==> flow/design.v <==
`timescale 1ns / 1ps
module Cordic_Machine(clock_pulse, reset, x_input, y_input, z_input, x_output, y_output, z_output, flag);
	input clock_pulse;
	input reset;  
	parameter fractional_bit = 22;
	parameter iteration_number = 22;
	input signed [fractional_bit+2:0] x_input;
	input signed [fractional_bit+2:0] y_input;
	input signed [fractional_bit+2:0] z_input;
	output signed [fractional_bit+2:0] x_output;
	output signed [fractional_bit+2:0] y_output;
	output signed [fractional_bit+2:0] z_output;
	output flag;  
	reg signed [fractional_bit+2:0] x_temp_result;
	reg signed [fractional_bit+2:0] y_temp_result;
	reg signed [fractional_bit+2:0] z_temp_result;
	reg [5:0] counter;  
	wire signed [fractional_bit+2:0] LUT_Atan [0:iteration_number];
	assign LUT_Atan[00] = 25'b000_0010000000000000000000;    
	assign LUT_Atan[01] = 25'b000_0001001011100100000000;   
	assign LUT_Atan[02] = 25'b000_0000100111111011001110;  
	assign LUT_Atan[03] = 25'b000_0000010100010001000100;
	assign LUT_Atan[04] = 25'b000_0000001010001011000011;
	assign LUT_Atan[05] = 25'b000_0000000101000101110101;
	assign LUT_Atan[06] = 25'b000_0000000010100010111101;
	assign LUT_Atan[07] = 25'b000_0000000001010001011111;
	assign LUT_Atan[08] = 25'b000_0000000000101000101111;
	assign LUT_Atan[09] = 25'b000_0000000000010100010111;
	assign LUT_Atan[10] = 25'b000_0000000000001010001011;
	assign LUT_Atan[11] = 25'b000_0000000000000101000101;
	assign LUT_Atan[12] = 25'b000_0000000000000010100010;
	assign LUT_Atan[13] = 25'b000_0000000000000001010001;
	assign LUT_Atan[14] = 25'b000_0000000000000000101000;
	assign LUT_Atan[15] = 25'b000_0000000000000000010100;
	assign LUT_Atan[16] = 25'b000_0000000000000000001010;
	assign LUT_Atan[17] = 25'b000_0000000000000000000101;
	assign LUT_Atan[18] = 25'b000_0000000000000000000010;
	assign LUT_Atan[19] = 25'b000_0000000000000000000001;
	assign LUT_Atan[20] = 25'b000_0000000000000000000000;
	assign LUT_Atan[21] = 25'b000_0000000000000000000000;
	assign LUT_Atan[22] = 25'b000_0000000000000000000000;
	always @(posedge clock_pulse) 
		begin
			if (reset)
				begin
					counter <= 0;
				end
			else if (counter == 0) 
				begin
					x_temp_result <= x_input;
					y_temp_result <= y_input;
					z_temp_result <= z_input;
					counter <= counter +1;
				end
			else 
				begin
					x_temp_result <= z_temp_result[fractional_bit+2] ? x_temp_result + (y_temp_result >>> (counter-1))
																					 : x_temp_result - (y_temp_result >>> (counter-1));
					y_temp_result <= z_temp_result[fractional_bit+2] ? y_temp_result - (x_temp_result >>> (counter-1))
																					 : y_temp_result + (x_temp_result >>> (counter-1));
					z_temp_result <= z_temp_result[fractional_bit+2] ? z_temp_result + LUT_Atan[counter-1]
																					 : z_temp_result - LUT_Atan[counter-1];
					counter <= (counter + 1) % (iteration_number);
				end
		end
	assign flag  = (counter == iteration_number-1) ? 1: 0;
	assign x_output = x_temp_result;
	assign y_output = y_temp_result;
	assign z_output = z_temp_result;
endmodule
# --- Reports on Cordic_Machine ---
# The steps from the RTL of Cordic_Machine to its reports follow in flow order.
# Lines are those of the file above, counted from 1.
# Library cell names are shortened.
inputs:
  top_module: "Cordic_Machine"
  clock: "clock_pulse"
  library: "sky130hd"
  corner: "tt_025C_1v80"

# --- After elaboration ---
# Counts by Yosys on the flattened word-level netlist (proc, flatten, opt, wreduce; memories kept). Register bits leave out memories and registers merged into their read ports (data or address); mux counts leave out enables and synchronous resets folded into registers. Print and check cells are left out. Cells with the same type and inputs are merged into one.
bits:
  register_bits: 81
  in_bits: 77
  output_inout_bits: 76
  elab_cells: 52
classes:
  n_addsub: 8
  div: 1
  n_eq: 23
  shift: 2
  muxes: 11
  reduce_logical: 3
ops:
  columns: ["cell", "count"]
  rows:
  - ["25-bit case mux with 21-bit select", 1]
  - ["25-bit two-way mux", 8]
  - ["32-bit by 5-bit remainder unit with 32-bit output with constant B", 1]
  - ["25-bit adder", 3]
  - ["25-bit subtractor", 3]
  - ["25-bit by 32-bit >>> shifter with 25-bit output", 2]
  - ["5-bit by 4-bit equality test with 1-bit output with constant B", 8]
  - ["5-bit equality test with constant B", 7]
  - ["5-bit by 3-bit equality test with 1-bit output with constant B", 4]
  - ["5-bit by 2-bit equality test with 1-bit output with constant B", 2]
  - ["6-bit by 1-bit adder with 7-bit output with constant B", 1]
  - ["6-bit by 1-bit subtractor with 7-bit output with constant B", 1]
  - ["6-bit by 5-bit equality test with 1-bit output with constant B", 1]
  - ["6-bit zero test", 1]
  - ["6-bit two-way mux", 1]
  - ["5-bit by 1-bit equality test with 1-bit output with constant B", 1]
  - ["5-bit zero test", 1]
  - ["3-bit OR reduction", 1]
  - ["1-bit two-way mux", 1]

# --- Logic depth ---
# Yosys ltp: most cells in a row. Word level: on the elaborated netlist, between registers, memories and ports. Mapped: between sequential cells and ports; inverters and the memories' decode and read muxes count.
depth:
  ltp_word: 9
  abc_area: 0
  mapped_depth: 34
  mapped_depth_nobuf: 26

# --- Netlist ---
# Yosys stat after the flow's synthesis: flattened, memories mapped to cells. It holds for the ABC_AREA given above (unset counts as 0); a run with the other value may have another netlist.
types:
  columns: ["cell", "count", "area_total_um2"]
  rows:
  - ["edfxtp_1", 75, 2252.16]
  - ["ha_1", 84, 1.05E+03]
  - ["mux4_2", 41, 923.386]
  - ["a21oi_1", 155, 775.744]
  - ["nand2_1", 173, 649.373]
  - ["xnor2_1", 71, 621.846]
  - ["xor2_1", 68, 595.571]
  - ["nor2_1", 132, 495.475]
  - ["o21ai_0", 94, 470.451]
  - ["mux2i_1", 38, 380.365]
  - ["a21o_1", 31, 232.723]
  - ["nand3_1", 40, 200.192]
  - ["a31oi_1", 31, 193.936]
  - ["mux2_2", 14, 157.651]
  - ["inv_1", 41, 153.898]
  - ["clkbuf_1", 40, 150.144]
  - ["dfxtp_1", 6, 120.115]
  - ["buf_2", 22, 110.106]
# Other cell types: 94; their cells: 351.
mapped:
  mapped_cells: 1507
  area_um2: 12431.9
  sequential_area_um2: 2372.3
  ffs: 81

# --- Worst setup path after synthesis ---
# OpenSTA on the mapped netlist: ideal clock, no wires. The path of least setup slack (recovery checks aside). Input and output delay are each 20% of the period. Register names are those of the netlist, which keeps one name where synthesis merged equal registers.
synth_timing:
  kind: "reg-to-reg"
  from: "register counter[0]"
  to: "register x_temp_result[24]"
  period_ns: 6.0
  arrival_ns: 6.670
  slack_ns: -0.933
  delay_ns: 6.933
  driving_pins: 33
  period_less_setup_slack_ns: 6.933
# "delay_ns" is the arrival time less input delay plus setup time.
# "driving_pins" counts driving pins, that of a launching flip-flop among them; a cell with two outputs on the path counts twice.
# "period_less_setup_slack_ns" = period - worst setup slack (recovery checks aside). The figure is calculated, with input and output delays left at 20% of the set period.
# Between the ends stands the longest chain of elaborated cells between them, by number of cells; it is not shown to be the way that was timed. Of several equally long chains one is given.
# Each line given opens the expression or statement behind the cell; cells for indexed reads and writes are added by Yosys, which also makes memories of some case tables.
# A register here has more assigning lines than the two given.
synth_via:
  cell_sequence: "dfxtp_1 -> buf_6 -> buf_8 -> buf_6 -> buf_8 -> inv_1 -> ha_1 -> buf_4 -> buf_4 -> buf_2 -> buf_4 -> mux4_2 -> nand2_1 -> nand3_1 -> a311o_1 -> nand3_1 -> ha_1 -> nand2b_1 -> nor4b_4 -> a21oi_1 -> xnor2_1 -> ha_1 -> a21o_1 -> a21o_1 -> a21o_1 -> a221oi_1 -> a21oi_1 -> nor2b_1 -> a2111oi_0 -> o21bai_1 -> a21oi_1 -> xnor2_1 -> o21ai_1"
  elab_chain_cells: 5
synth_lines:
  columns: ["item", "line", "source"]
  rows:
  - ["from (decl)", 17, "reg [5:0] counter;"]
  - ["from (assign)", 53, "counter <= counter +1;"]
  - ["from (assign)", 63, "counter <= (counter + 1) % (iteration_number);"]
  - ["6-bit by 1-bit subtractor with 7-bit output", 58, ": x_temp_result - (y_temp_result >>> (counter-1));"]
  - ["25-bit by 32-bit >>> shifter with 25-bit output", 58, null]
  - ["25-bit subtractor", 58, null]
  - ["25-bit two-way mux", 57, "x_temp_result <= z_temp_result[fractional_bit+2] ? x_temp_result + (y_temp_result >>> (counter-1))"]
  - ["25-bit two-way mux", 48, "else if (counter == 0)"]
  - ["to (assign)", 50, "x_temp_result <= x_input;"]
  - ["to (assign)", 57, null]
  - ["to (decl)", 14, "reg signed [fractional_bit+2:0] x_temp_result;"]

# --- Worst path after layout ---
# From the final timing report of flow run B: the path of least setup slack in the routed layout; clock arrival at registers is part of the times.
layout_timing:
  kind: "reg-to-reg"
  from: "register counter[0]"
  to: "register x_temp_result[24]"
  period_ns: 9.89
  arrival_ns: 8.57
  slack_ns: 1.43
  driving_pins: 26
# Between the ends stands the longest chain of elaborated cells between them, by number of cells; it is not shown to be the way that was timed. Of several equally long chains one is given.
# A register here has more assigning lines than the two given.
layout_via:
  cell_sequence: "dfxtp_4 -> inv_1 -> ha_2 -> clkinv_1 -> mux4_2 -> mux2_2 -> o21ai_1 -> a221o_1 -> inv_1 -> ha_1 -> nand2b_1 -> nor4b_4 -> a21oi_1 -> xnor2_1 -> ha_1 -> a21o_1 -> a21o_1 -> a21o_1 -> a221oi_1 -> a21oi_1 -> nor2b_1 -> a2111oi_0 -> o21bai_1 -> a21oi_1 -> xnor2_1 -> o21ai_1"
  elab_chain_cells: 5
layout_lines:
  columns: ["item", "line", "source"]
  rows:
  - ["from (decl)", 17, "reg [5:0] counter;"]
  - ["from (assign)", 53, "counter <= counter +1;"]
  - ["from (assign)", 63, "counter <= (counter + 1) % (iteration_number);"]
  - ["6-bit by 1-bit subtractor with 7-bit output", 58, ": x_temp_result - (y_temp_result >>> (counter-1));"]
  - ["25-bit by 32-bit >>> shifter with 25-bit output", 58, null]
  - ["25-bit subtractor", 58, null]
  - ["25-bit two-way mux", 57, "x_temp_result <= z_temp_result[fractional_bit+2] ? x_temp_result + (y_temp_result >>> (counter-1))"]
  - ["25-bit two-way mux", 48, "else if (counter == 0)"]
  - ["to (assign)", 50, "x_temp_result <= x_input;"]
  - ["to (assign)", 57, null]
  - ["to (decl)", 14, "reg signed [fractional_bit+2:0] x_temp_result;"]

# Settings and measured results of 3 stored flow runs for module Cordic_Machine (sky130hd), not sorted in any way. The constraints put input and output delay at 20% of the set period each and load the outputs with 0.01 pF.
# "achieved_period_ns" means the clock period less the worst setup slack. The figure is calculated, with input and output delays left at 20% of the set period.
# "worst_path_ns": the worst setup path's part of the clock period (all of it between registers, 20% less for each end at a port) less its slack. A launch clock that arrives late makes it longer, a capture clock that arrives late makes it shorter.
# "totalPower_mw" rests on the timing tool's default activity at the inputs, not on a simulated workload.
runs:
  - name: "flow run A"
    settings:
      CELL_PAD_IN_SITES_DETAIL_PLACEMENT: 2
      CELL_PAD_IN_SITES_GLOBAL_PLACEMENT: 2
      PLACE_DENSITY_LB_ADDON: 0.19
      SETUP_SLACK_MARGIN: 0.77
      period_ns: 6.0
      CAP_MARGIN: 20
      CORE_MARGIN: 2
      CORE_UTILIZATION: 40
      SLEW_MARGIN: 20
    outcome: "unfinished; error DPL-0033 in routing"
  - name: "flow run B"
    settings:
      CORE_UTILIZATION: 40
      period_ns: 9.89
      CAP_MARGIN: 20
      CORE_MARGIN: 2
      SLEW_MARGIN: 20
    results:
      totalPower_mw: 6.304
      finish.utilization_pct: 47.5
      layout_stdcell_area_um2: 14520.2
      synthArea_um2: 12431.9
      achieved_period_ns: 8.457
      die_footprint_um2: 32506.3
      fin_tns_ns: 0.000
      worst_path_ns: 8.46
      worstPathKind: "reg-to-reg"
      final_hold_ws_ns: 0.692
      ws_setup_ns: 1.433
  - name: "flow run C"
    settings:
      ABC_AREA: 0
      CAP_MARGIN: 10
      CORE_MARGIN: 5
      CORE_UTILIZATION: 31
      CTS_CLUSTER_DIAMETER: 114
      SETUP_SLACK_MARGIN: -0.05
      SLEW_MARGIN: 40
      period_ns: 4.82
    results:
      totalPower_mw: 20.190
      finish.utilization_pct: 52.7
      layout_stdcell_area_um2: 20940.1
      synthArea_um2: 12431.9
      achieved_period_ns: 5.651
      die_footprint_um2: 44207.2
      fin_tns_ns: -20.015
      worst_path_ns: 5.65
      worstPathKind: "reg-to-reg"
      final_hold_ws_ns: 0.705
      ws_setup_ns: -0.831
